==> flow/design.v <==
`timescale 1ns/1ps
module adder_32bit (
    input wire [31:0] a,
    input wire [31:0] b,
    output wire [31:0] sum
);
    wire [31:0] p, g;
    wire [32:0] c;
    assign c[0] = 1'b0;
    wire [7:0] block_p, block_g;
    wire [8:0] block_c;
    assign block_c[0] = 1'b0;
    assign p = a ^ b;   
    assign g = a & b;   
    assign c[1] = g[0] | (p[0] & c[0]);
    assign c[2] = g[1] | (p[1] & c[1]);
    assign c[3] = g[2] | (p[2] & c[2]);
    assign c[4] = g[3] | (p[3] & c[3]);
    assign block_p[0] = p[0] & p[1] & p[2] & p[3];
    assign block_g[0] = g[3] | (p[3] & g[2]) | (p[3] & p[2] & g[1]) | (p[3] & p[2] & p[1] & g[0]);
    assign c[5] = g[4] | (p[4] & c[4]);
    assign c[6] = g[5] | (p[5] & c[5]);
    assign c[7] = g[6] | (p[6] & c[6]);
    assign c[8] = g[7] | (p[7] & c[7]);
    assign block_p[1] = p[4] & p[5] & p[6] & p[7];
    assign block_g[1] = g[7] | (p[7] & g[6]) | (p[7] & p[6] & g[5]) | (p[7] & p[6] & p[5] & g[4]);
    assign c[9]  = g[8]  | (p[8]  & c[8]);
    assign c[10] = g[9]  | (p[9]  & c[9]);
    assign c[11] = g[10] | (p[10] & c[10]);
    assign c[12] = g[11] | (p[11] & c[11]);
    assign block_p[2] = p[8] & p[9] & p[10] & p[11];
    assign block_g[2] = g[11] | (p[11] & g[10]) | (p[11] & p[10] & g[9]) | (p[11] & p[10] & p[9] & g[8]);
    assign c[13] = g[12] | (p[12] & c[12]);
    assign c[14] = g[13] | (p[13] & c[13]);
    assign c[15] = g[14] | (p[14] & c[14]);
    assign c[16] = g[15] | (p[15] & c[15]);
    assign block_p[3] = p[12] & p[13] & p[14] & p[15];
    assign block_g[3] = g[15] | (p[15] & g[14]) | (p[15] & p[14] & g[13]) | (p[15] & p[14] & p[13] & g[12]);
    assign c[17] = g[16] | (p[16] & c[16]);
    assign c[18] = g[17] | (p[17] & c[17]);
    assign c[19] = g[18] | (p[18] & c[18]);
    assign c[20] = g[19] | (p[19] & c[19]);
    assign block_p[4] = p[16] & p[17] & p[18] & p[19];
    assign block_g[4] = g[19] | (p[19] & g[18]) | (p[19] & p[18] & g[17]) | (p[19] & p[18] & p[17] & g[16]);
    assign c[21] = g[20] | (p[20] & c[20]);
    assign c[22] = g[21] | (p[21] & c[21]);
    assign c[23] = g[22] | (p[22] & c[22]);
    assign c[24] = g[23] | (p[23] & c[23]);
    assign block_p[5] = p[20] & p[21] & p[22] & p[23];
    assign block_g[5] = g[23] | (p[23] & g[22]) | (p[23] & p[22] & g[21]) | (p[23] & p[22] & p[21] & g[20]);
    assign c[25] = g[24] | (p[24] & c[24]);
    assign c[26] = g[25] | (p[25] & c[25]);
    assign c[27] = g[26] | (p[26] & c[26]);
    assign c[28] = g[27] | (p[27] & c[27]);
    assign block_p[6] = p[24] & p[25] & p[26] & p[27];
    assign block_g[6] = g[27] | (p[27] & g[26]) | (p[27] & p[26] & g[25]) | (p[27] & p[26] & p[25] & g[24]);
    assign c[29] = g[28] | (p[28] & c[28]);
    assign c[30] = g[29] | (p[29] & c[29]);
    assign c[31] = g[30] | (p[30] & c[30]);
    assign c[32] = g[31] | (p[31] & c[31]);
    assign block_p[7] = p[28] & p[29] & p[30] & p[31];
    assign block_g[7] = g[31] | (p[31] & g[30]) | (p[31] & p[30] & g[29]) | (p[31] & p[30] & p[29] & g[28]);
    assign block_c[1] = block_g[0] | (block_p[0] & block_c[0]);
    assign block_c[2] = block_g[1] | (block_p[1] & block_c[1]);
    assign block_c[3] = block_g[2] | (block_p[2] & block_c[2]);
    assign block_c[4] = block_g[3] | (block_p[3] & block_c[3]);
    assign block_c[5] = block_g[4] | (block_p[4] & block_c[4]);
    assign block_c[6] = block_g[5] | (block_p[5] & block_c[5]);
    assign block_c[7] = block_g[6] | (block_p[6] & block_c[6]);
    assign block_c[8] = block_g[7] | (block_p[7] & block_c[7]);
    assign sum = p ^ c[31:0];
endmodule
`timescale 1ns/1ps
module csa_32bit (
    input wire [31:0] a,
    input wire [31:0] b,
    input wire [31:0] c,
    output wire [31:0] sum,
    output wire [31:0] carry
);
    genvar i;
    generate
        for (i = 0; i < 32; i = i + 1) begin : csa_bit
            full_adder fa (
                .a(a[i]),
                .b(b[i]),
                .c_in(c[i]),
                .sum(sum[i]),
                .c_out(carry[i])
            );
        end
    endgenerate
endmodule
module full_adder (
    input wire a,
    input wire b,
    input wire c_in,
    output wire sum,
    output wire c_out
);
    wire xor_ab, and_ab, and_xor_cin;
    xor_gate xor1 (.a(a), .b(b), .out(xor_ab));
    xor_gate xor2 (.a(xor_ab), .b(c_in), .out(sum));
    and_gate and1 (.a(a), .b(b), .out(and_ab));
    and_gate and2 (.a(xor_ab), .b(c_in), .out(and_xor_cin));
    or_gate or1 (.a(and_ab), .b(and_xor_cin), .out(c_out));
endmodule
`timescale 1ns/1ps
module and_gate (
    input wire a,
    input wire b,
    output wire out
);
    and(out,a,b);
endmodule
module xor_gate (
    input wire a,
    input wire b,
    output wire out
);
    xor(out,a,b);
endmodule
module or_gate (
    input wire a,
    input wire b,
    output wire out
);
    or(out,a,b);
endmodule
module multiplier_16bit (
    input wire [15:0] a,
    input wire [15:0] b,
    output wire [31:0] product
);
    wire [31:0] pp [15:0];
    genvar i, j;
    generate
        for (i = 0; i < 16; i = i + 1) begin : pp_row
            for (j = 0; j < 16; j = j + 1) begin : pp_col
                wire pp_bit;
                and pp_and (pp_bit, a[j], b[i]);
                assign pp[i][j+i] = pp_bit;
            end
            if (i > 0) begin : lower_zeros
                for (j = 0; j < i; j = j + 1) begin : lz
                    assign pp[i][j] = 1'b0;
                end
            end
            if (i + 16 < 32) begin : upper_zeros
                for (j = i + 16; j < 32; j = j + 1) begin : uz
                    assign pp[i][j] = 1'b0;
                end
            end
        end
    endgenerate
    wire [31:0] s1_sum[5:0], s1_carry[5:0];
    csa_32bit csa1_0 (.a(pp[0]), .b(pp[1]), .c(pp[2]), .sum(s1_sum[0]), .carry(s1_carry[0]));
    csa_32bit csa1_1 (.a(pp[3]), .b(pp[4]), .c(pp[5]), .sum(s1_sum[1]), .carry(s1_carry[1]));
    csa_32bit csa1_2 (.a(pp[6]), .b(pp[7]), .c(pp[8]), .sum(s1_sum[2]), .carry(s1_carry[2]));
    csa_32bit csa1_3 (.a(pp[9]), .b(pp[10]), .c(pp[11]), .sum(s1_sum[3]), .carry(s1_carry[3]));
    csa_32bit csa1_4 (.a(pp[12]), .b(pp[13]), .c(pp[14]), .sum(s1_sum[4]), .carry(s1_carry[4]));
    assign s1_sum[5] = pp[15];
    assign s1_carry[5] = 32'd0;
    wire [31:0] s2_sum[3:0], s2_carry[3:0];
    csa_32bit csa2_0 (.a(s1_sum[0]), .b({s1_carry[0][30:0], 1'b0}), .c(s1_sum[1]),
                      .sum(s2_sum[0]), .carry(s2_carry[0]));
    csa_32bit csa2_1 (.a({s1_carry[1][30:0], 1'b0}), .b(s1_sum[2]), .c({s1_carry[2][30:0], 1'b0}),
                      .sum(s2_sum[1]), .carry(s2_carry[1]));
    csa_32bit csa2_2 (.a(s1_sum[3]), .b({s1_carry[3][30:0], 1'b0}), .c(s1_sum[4]),
                      .sum(s2_sum[2]), .carry(s2_carry[2]));
    csa_32bit csa2_3 (.a({s1_carry[4][30:0], 1'b0}), .b(s1_sum[5]), .c({s1_carry[5][30:0], 1'b0}),
                      .sum(s2_sum[3]), .carry(s2_carry[3]));
    wire [31:0] s3_sum[2:0], s3_carry[2:0];
    csa_32bit csa3_0 (.a(s2_sum[0]), .b({s2_carry[0][30:0], 1'b0}), .c(s2_sum[1]),
                      .sum(s3_sum[0]), .carry(s3_carry[0]));
    csa_32bit csa3_1 (.a({s2_carry[1][30:0], 1'b0}), .b(s2_sum[2]), .c({s2_carry[2][30:0], 1'b0}),
                      .sum(s3_sum[1]), .carry(s3_carry[1]));
    assign s3_sum[2] = s2_sum[3];
    assign s3_carry[2] = {s2_carry[3][30:0], 1'b0};
    wire [31:0] s4_sum[1:0], s4_carry[1:0];
    csa_32bit csa4_0 (.a(s3_sum[0]), .b({s3_carry[0][30:0], 1'b0}), .c(s3_sum[1]),
                      .sum(s4_sum[0]), .carry(s4_carry[0]));
    csa_32bit csa4_1 (.a({s3_carry[1][30:0], 1'b0}), .b(s3_sum[2]), .c(s3_carry[2]),
                      .sum(s4_sum[1]), .carry(s4_carry[1]));
    wire [31:0] final_sum, final_carry;
    csa_32bit csa_final (.a(s4_sum[0]), .b({s4_carry[0][30:0], 1'b0}), .c(s4_sum[1]),
                         .sum(final_sum), .carry(final_carry));
    wire [31:0] shifted_carry;
    assign shifted_carry = {final_carry[30:0], 1'b0};
    wire [31:0] temp_sum;
    adder_32bit final_adder1 (.a(final_sum), .b(shifted_carry), .sum(temp_sum));
    wire [31:0] shifted_carry2;
    assign shifted_carry2 = {s4_carry[1][30:0], 1'b0};
    adder_32bit final_adder2 (.a(temp_sum), .b(shifted_carry2), .sum(product));
endmodule
`timescale 1ns/1ps
module pe (
    input wire clk,
    input wire rst_n,
    input wire en,
    input wire [15:0] a_in,       
    input wire [15:0] b_in,       
    input wire [31:0] partial_sum_in,   
    input wire load_acc,          
    output reg [15:0] a_out,      
    output reg [15:0] b_out,      
    output wire [31:0] acc_out    
);
    wire [31:0] mult_result;
    wire [31:0] add_result;
    reg [31:0] accumulator;
    multiplier_16bit mult_inst (
        .a(a_in),
        .b(b_in),
        .product(mult_result)
    );
    adder_32bit add_inst (
        .a(accumulator),
        .b(mult_result),
        .sum(add_result)
    );
    always @(posedge clk or negedge rst_n) begin
        if (!rst_n) begin
            accumulator <= 32'd0;
        end else if (load_acc) begin
            accumulator <= partial_sum_in;
        end else if (en) begin
            accumulator <= add_result;
        end
    end
    always @(posedge clk or negedge rst_n) begin
        if (!rst_n) begin
            a_out <= 16'd0;
            b_out <= 16'd0;
        end else if (en) begin
            a_out <= a_in;
            b_out <= b_in;
        end
    end
    assign acc_out = accumulator;
endmodule
`timescale 1ns/1ps
module mac_array_4x4 (
    input wire clk,
    input wire rst_n,
    input wire en,
    input wire load_acc,
    input wire [15:0] a_in_0,
    input wire [15:0] a_in_1,
    input wire [15:0] a_in_2,
    input wire [15:0] a_in_3,
    input wire [15:0] b_in_0,
    input wire [15:0] b_in_1,
    input wire [15:0] b_in_2,
    input wire [15:0] b_in_3,
    input wire [511:0] partial_sum_init,
    output wire [31:0] result_0_0, result_0_1, result_0_2, result_0_3,
    output wire [31:0] result_1_0, result_1_1, result_1_2, result_1_3,
    output wire [31:0] result_2_0, result_2_1, result_2_2, result_2_3,
    output wire [31:0] result_3_0, result_3_1, result_3_2, result_3_3
);
    wire [15:0] a_wire [0:3][0:4];   
    wire [15:0] b_wire [0:4][0:3];   
    assign a_wire[0][0] = a_in_0;
    assign a_wire[1][0] = a_in_1;
    assign a_wire[2][0] = a_in_2;
    assign a_wire[3][0] = a_in_3;
    assign b_wire[0][0] = b_in_0;
    assign b_wire[0][1] = b_in_1;
    assign b_wire[0][2] = b_in_2;
    assign b_wire[0][3] = b_in_3;
    wire [31:0] acc_out [0:3][0:3];
    genvar row, col;
    generate
        for (row = 0; row < 4; row = row + 1) begin : pe_row
            for (col = 0; col < 4; col = col + 1) begin : pe_col
                pe pe_inst (
                    .clk(clk),
                    .rst_n(rst_n),
                    .en(en),
                    .a_in(a_wire[row][col]),
                    .b_in(b_wire[row][col]),
                    .partial_sum_in(partial_sum_init[(row*4+col)*32 +: 32]),
                    .load_acc(load_acc),
                    .a_out(a_wire[row][col+1]),
                    .b_out(b_wire[row+1][col]),
                    .acc_out(acc_out[row][col])
                );
            end
        end
    endgenerate
    assign result_0_0 = acc_out[0][0];
    assign result_0_1 = acc_out[0][1];
    assign result_0_2 = acc_out[0][2];
    assign result_0_3 = acc_out[0][3];
    assign result_1_0 = acc_out[1][0];
    assign result_1_1 = acc_out[1][1];
    assign result_1_2 = acc_out[1][2];
    assign result_1_3 = acc_out[1][3];
    assign result_2_0 = acc_out[2][0];
    assign result_2_1 = acc_out[2][1];
    assign result_2_2 = acc_out[2][2];
    assign result_2_3 = acc_out[2][3];
    assign result_3_0 = acc_out[3][0];
    assign result_3_1 = acc_out[3][1];
    assign result_3_2 = acc_out[3][2];
    assign result_3_3 = acc_out[3][3];
endmodule
# --- Step by step through the tools: mac_array_4x4 ---
# What the tools print for mac_array_4x4, step after step.
# Lines are those of the file above, counted from 1.
# Operators carry their Yosys type and port widths (W data, S select, Z words).
# Cell names lack the library's common part.
setup:
  design: "mac_array_4x4"
  clock_port: "clk"
  cell_library: "sky130hd"
  lib_corner: "tt_025C_1v80"

# --- Elaborated design ---
# Yosys after proc, flatten, opt, wreduce and memory -nomap, before mapping. Print and check cells are not counted. Equal cells are merged and count once.
classes:
  n_logic: 23712
  mux: 32
  reduce_and_logical: 1
op_table:
  columns: ["cell", "count"]
  rows:
  - ["$and A1 B1 Y1", 12368]
  - ["$xor A1 B1 Y1", 6832]
  - ["$or A1 B1 Y1", 4368]
  - ["$xor A32 B32 Y32", 64]
  - ["$and A31 B31 Y31", 48]
  - ["$mux W32", 32]
  - ["$xor A31 B32 Y32", 16]
  - ["$xor A31 B31 Y31", 16]
  - ["$reduce_bool A2 Y1", 1]
word_totals:
  input_bits: 644
  ff_bits: 896
  elab_cells: 23785
  output_inout_bits: 512

# --- Logic depth ---
# Longest topological path by Yosys (ltp), each cell counted once; first at word level (registers and memories cut), then after technology mapping (sequential cells cut; the memories' decode and read muxes count).
depth:
  ltp_word: 204
  ABC_AREA: 0
  depth_mapped: 48

# --- Synthesis result ---
# Yosys stat after the flow's synthesis: flattened, memories mapped to cells. It holds for the ABC_AREA given above (unset counts as 0); a run with the other value may have another netlist.
# The area totals of this step are shown rounded.
by_type:
  columns: ["cell_type", "count"]
  rows:
  - ["fa_1", 4032]
  - ["and2_1", 3920]
  - ["dfrtp_1", 896]
  - ["inv_1", 4471]
  - ["ha_1", 1024]
  - ["o21ai_0", 912]
  - ["nand2_1", 1158]
  - ["mux2_2", 385]
  - ["clkbuf_1", 570]
  - ["buf_2", 142]
  - ["buf_4", 53]
  - ["o21ai_1", 63]
  - ["xnor2_1", 32]
  - ["mux2i_1", 16]
  - ["buf_6", 14]
  - ["xor2_1", 16]
  - ["a2bb2oi_1", 9]
  - ["o211ai_1", 9]
# Other cell types: 6; their cells: 51.
mapped:
  ff_cells: 896
  sequential_area_um2: 22000
  area_um2: 180000
  mapped_cells: 17773
  buf_cells: 780
# The figures by module come from a second, unflattened synthesis with its own total; it is not the netlist above.
unflattened:
  hier_cells: 45296
  hier_area_um2: 370000
# Each row is one instance without its submodules.
by_module:
  columns: ["module", "mod_seq_area_um2", "n_cells", "mod_area_um2", "instances"]
  rows:
  - ["xor_gate", 0.0, 1, 8.8, 14336]
  - ["and_gate", 0.0, 1, 6.3, 14336]
  - ["pe", 1600, 206, 2800, 16]
  - ["or_gate", 0.0, 1, 6.3, 7168]
  - ["adder_32bit", 0.0, 32, 640, 48]
  - ["multiplier_16bit", 0.0, 289, 1900, 16]
  - ["csa_32bit", 0.0, 0, 0.0, 224]
  - ["full_adder", 0.0, 0, 0.0, 7168]
  - ["mac_array_4x4", 0.0, 0, 0.0, 1]

# --- Worst setup path after synthesis ---
# Path of least setup slack by OpenSTA after synthesis, without wires, with an ideal clock, recovery checks aside; 20% of the period is set as input and as output delay. Where synthesis merged equal registers, the netlist keeps one of their names.
synth_timing:
  path_kind: "input to register"
  start: "input b_in_0[0]"
  end: "register pe_row[0].pe_col[0].pe_inst.accumulator[31]"
  path_buffers: 1
  arrival_ps: 16868
  slack_ps: 1016
  setup_ps: 116
  t_first_pin_ps: 3600
  driving_pins: 41
  period_ps: 18000
  path_delay_ps: 13384
  period_less_setup_slack_ps: 16984
# "path_delay_ps" is the arrival time less input delay plus setup time.
# "driving_pins": output pins that drive a net of the path, with the launching flip-flop's if there is one; two outputs of one cell count as two.
# "period_less_setup_slack_ps" is the clock period less the worst setup slack; recovery checks do not enter. This is arithmetic on one report: input and output delays are still those of the set period (20% each).
# Between the ends stands the longest chain of elaborated cells between them, by number of cells; it is not shown to be the way that was timed. Of several equally long chains one is given.
# A line is the first line of the expression or statement that the cell stems from. Yosys adds cells for indexed reads and writes and turns some case tables into memories.
# A register here has more assigning lines than the two given.
synth_via:
  path_cell_list: "clkbuf_1 -> and2_1 -> fa_1 -> inv_1 -> fa_1 -> fa_1 -> fa_1 -> inv_1 -> ha_1 -> fa_1 -> inv_1 -> fa_1 -> fa_1 -> fa_1 -> fa_1 -> fa_1 -> fa_1 -> fa_1 -> [... 5 more ...] -> fa_1 -> fa_1 -> fa_1 -> fa_1 -> fa_1 -> fa_1 -> fa_1 -> fa_1 -> fa_1 -> fa_1 -> fa_1 -> fa_1 -> fa_1 -> fa_1 -> fa_1 -> xnor2_1 -> xnor2_1 -> o311ai_0"
  elab_chain_cells: 71
  cells_between: 546
  cone_lines: 39
  cone_classes: "2 x mux; 544 x logic"
synth_rtl:
  columns: ["item", "line", "text"]
  rows:
  - ["start: declaration", 252, "input wire [15:0] b_in_0,"]
  - ["$and A1 B1 Y1", 141, "and pp_and (pp_bit, a[j], b[i]);"]
  - ["$xor A1 B1 Y1", 121, "xor(out,a,b);"]
  - ["$and A1 B1 Y1", 114, "and(out,a,b);"]
  - ["$or A1 B1 Y1", 128, "or(out,a,b);"]
  - ["$xor A1 B1 Y1", 121, null]
  - ["$and A1 B1 Y1", 114, null]
  - ["$or A1 B1 Y1", 128, null]
  - ["[... 57 more ...]", null, null]
  - ["$xor A31 B32 Y32", 71, "assign sum = p ^ c[31:0];"]
  - ["$xor A32 B32 Y32", 13, "assign p = a ^ b;"]
  - ["$xor A32 B32 Y32", 71, null]
  - ["$xor A32 B32 Y32", 13, null]
  - ["$xor A32 B32 Y32", 71, null]
  - ["$mux W32", 227, "end else if (en) begin"]
  - ["$mux W32", 225, "end else if (load_acc) begin"]
  - ["end: assignment", 226, "accumulator <= partial_sum_in;"]
  - ["end: assignment", 228, "accumulator <= add_result;"]
  - ["end: declaration", 211, "reg [31:0] accumulator;"]

# --- Worst path after layout ---
# From the final timing report of flow run 1: the path of least setup slack in the routed layout; clock arrival at registers is part of the times.
# The report prints the path's times to 10 ps; the period is as set.
layout_timing:
  path_kind: "input to register"
  start: "input b_in_2[1]"
  end: "register pe_row[0].pe_col[2].pe_inst.accumulator[31]"
  t_first_pin_ps: 5400
  driving_pins: 43
  path_buffers: 2
  slack_ps: 6040
  setup_ps: 70
  arrival_ps: 21730
  period_ps: 27000
# Between the ends stands the longest chain of elaborated cells between them, by number of cells; it is not shown to be the way that was timed. Of several equally long chains one is given.
# A register here has more assigning lines than the two given.
layout_via:
  path_cell_list: "clkdlybuf4s50_1 -> clkbuf_1 -> and2_1 -> fa_1 -> inv_1 -> fa_1 -> fa_1 -> fa_1 -> inv_1 -> ha_1 -> fa_1 -> inv_1 -> fa_1 -> fa_1 -> fa_1 -> fa_1 -> fa_1 -> fa_1 -> [... 7 more ...] -> fa_1 -> fa_1 -> fa_1 -> fa_1 -> fa_1 -> fa_1 -> fa_1 -> fa_1 -> fa_1 -> fa_1 -> fa_1 -> fa_1 -> fa_1 -> fa_1 -> xnor2_1 -> xnor2_1 -> nand3_1 -> o211ai_1"
  elab_chain_cells: 71
  cells_between: 568
  cone_lines: 39
  cone_classes: "2 x mux; 566 x logic"
layout_rtl:
  columns: ["item", "line", "text"]
  rows:
  - ["start: declaration", 254, "input wire [15:0] b_in_2,"]
  - ["$and A1 B1 Y1", 141, "and pp_and (pp_bit, a[j], b[i]);"]
  - ["$xor A1 B1 Y1", 121, "xor(out,a,b);"]
  - ["$and A1 B1 Y1", 114, "and(out,a,b);"]
  - ["$or A1 B1 Y1", 128, "or(out,a,b);"]
  - ["$xor A1 B1 Y1", 121, null]
  - ["$and A1 B1 Y1", 114, null]
  - ["$or A1 B1 Y1", 128, null]
  - ["[... 57 more ...]", null, null]
  - ["$xor A31 B32 Y32", 71, "assign sum = p ^ c[31:0];"]
  - ["$xor A32 B32 Y32", 13, "assign p = a ^ b;"]
  - ["$xor A32 B32 Y32", 71, null]
  - ["$xor A32 B32 Y32", 13, null]
  - ["$xor A32 B32 Y32", 71, null]
  - ["$mux W32", 227, "end else if (en) begin"]
  - ["$mux W32", 225, "end else if (load_acc) begin"]
  - ["end: assignment", 226, "accumulator <= partial_sum_in;"]
  - ["end: assignment", 228, "accumulator <= add_result;"]
  - ["end: declaration", 211, "reg [31:0] accumulator;"]

# Design mac_array_4x4 on sky130hd. What follows are 4 stored runs of the flow, each under its own settings; their order means nothing. The constraints put input and output delay at 20% of the set period each and load the outputs with 0.01 pF.
# "achieved_clock_period_ps" means the clock period less the worst setup slack. The figure is calculated, with input and output delays left at 20% of the set period.
# "worst_setup_path_time_ps": the worst setup path's part of the clock period (all of it between registers, 20% less for each end at a port) less its slack. A launch clock that arrives late makes it longer, a capture clock that arrives late makes it shorter.
# "worst_setup_path_time_ps" is known to 10 ps.
# The results are shown rounded.
runs:
  - name: "flow run 1"
    settings:
      CORE_UTILIZATION: 61
      CTS_CLUSTER_DIAMETER: 372
      CTS_CLUSTER_SIZE: 30
      GPL_TIMING_DRIVEN: 0
      MAX_ROUTING_LAYER: "met5"
      MIN_ROUTING_LAYER: "met2"
      PLACE_DENSITY: 0.72
      SETUP_SLACK_MARGIN: -1.98
      SLEW_MARGIN: 25
      period_ns: 27.0
      CAP_MARGIN: 20
      CORE_MARGIN: 2
    results:
      final_util_pct: 68
      synth_chip_area_um2: 180000
      worst_setup_path_time_ps: 15560
      worstPathKind: "input to register"
      final_hold_ws_ps: 600
      total_die_area_um2: 290000
      fin_ws_ps: 6000
      final_cell_area_um2: 190000
      timing.setup.tns_ps: 0
      achieved_clock_period_ps: 20960
  - name: "flow run 2"
    settings:
      CORE_ASPECT_RATIO: 0.86
      CORE_UTILIZATION: 51
      GPL_TIMING_DRIVEN: 1
      MAX_ROUTING_LAYER: "met5"
      MIN_ROUTING_LAYER: "met2"
      PLACE_DENSITY_LB_ADDON: 0.18
      SETUP_SLACK_MARGIN: 0.72
      period_ns: 26.0
      CAP_MARGIN: 20
      CORE_MARGIN: 2
      SLEW_MARGIN: 20
    results:
      achieved_clock_period_ps: 19335
      final_util_pct: 57
      synth_chip_area_um2: 180000
      final_hold_ws_ps: 520
      fin_ws_ps: 6700
      total_die_area_um2: 350000
      final_cell_area_um2: 200000
      timing.setup.tns_ps: 0
      worst_setup_path_time_ps: 14130
      worstPathKind: "input to register"
  - name: "flow run 3"
    settings:
      CORE_UTILIZATION: 40
      period_ns: 17.3
      CAP_MARGIN: 20
      CORE_MARGIN: 2
      SLEW_MARGIN: 20
    results:
      worst_setup_path_time_ps: 13470
      worstPathKind: "input to register"
      timing.setup.tns_ps: 0
      achieved_clock_period_ps: 16927
      synth_chip_area_um2: 180000
      final_util_pct: 46
      final_hold_ws_ps: 510
      final_cell_area_um2: 200000
      fin_ws_ps: 370
      total_die_area_um2: 440000
  - name: "flow run 4"
    settings:
      ABC_AREA: 1
      CELL_PAD_IN_SITES_GLOBAL_PLACEMENT: 1
      CORE_MARGIN: 5
      CORE_UTILIZATION: 72
      CTS_CLUSTER_DIAMETER: 35
      GPL_ROUTABILITY_DRIVEN: 0
      GPL_TIMING_DRIVEN: 1
      MAX_ROUTING_LAYER: "met4"
      MIN_ROUTING_LAYER: "met2"
      PLACE_DENSITY_LB_ADDON: 0.19
      SETUP_SLACK_MARGIN: 4.27
      period_ns: 25.0
      CAP_MARGIN: 20
      SLEW_MARGIN: 20
    outcome: "not finished: placement ended with error FLW-0024"
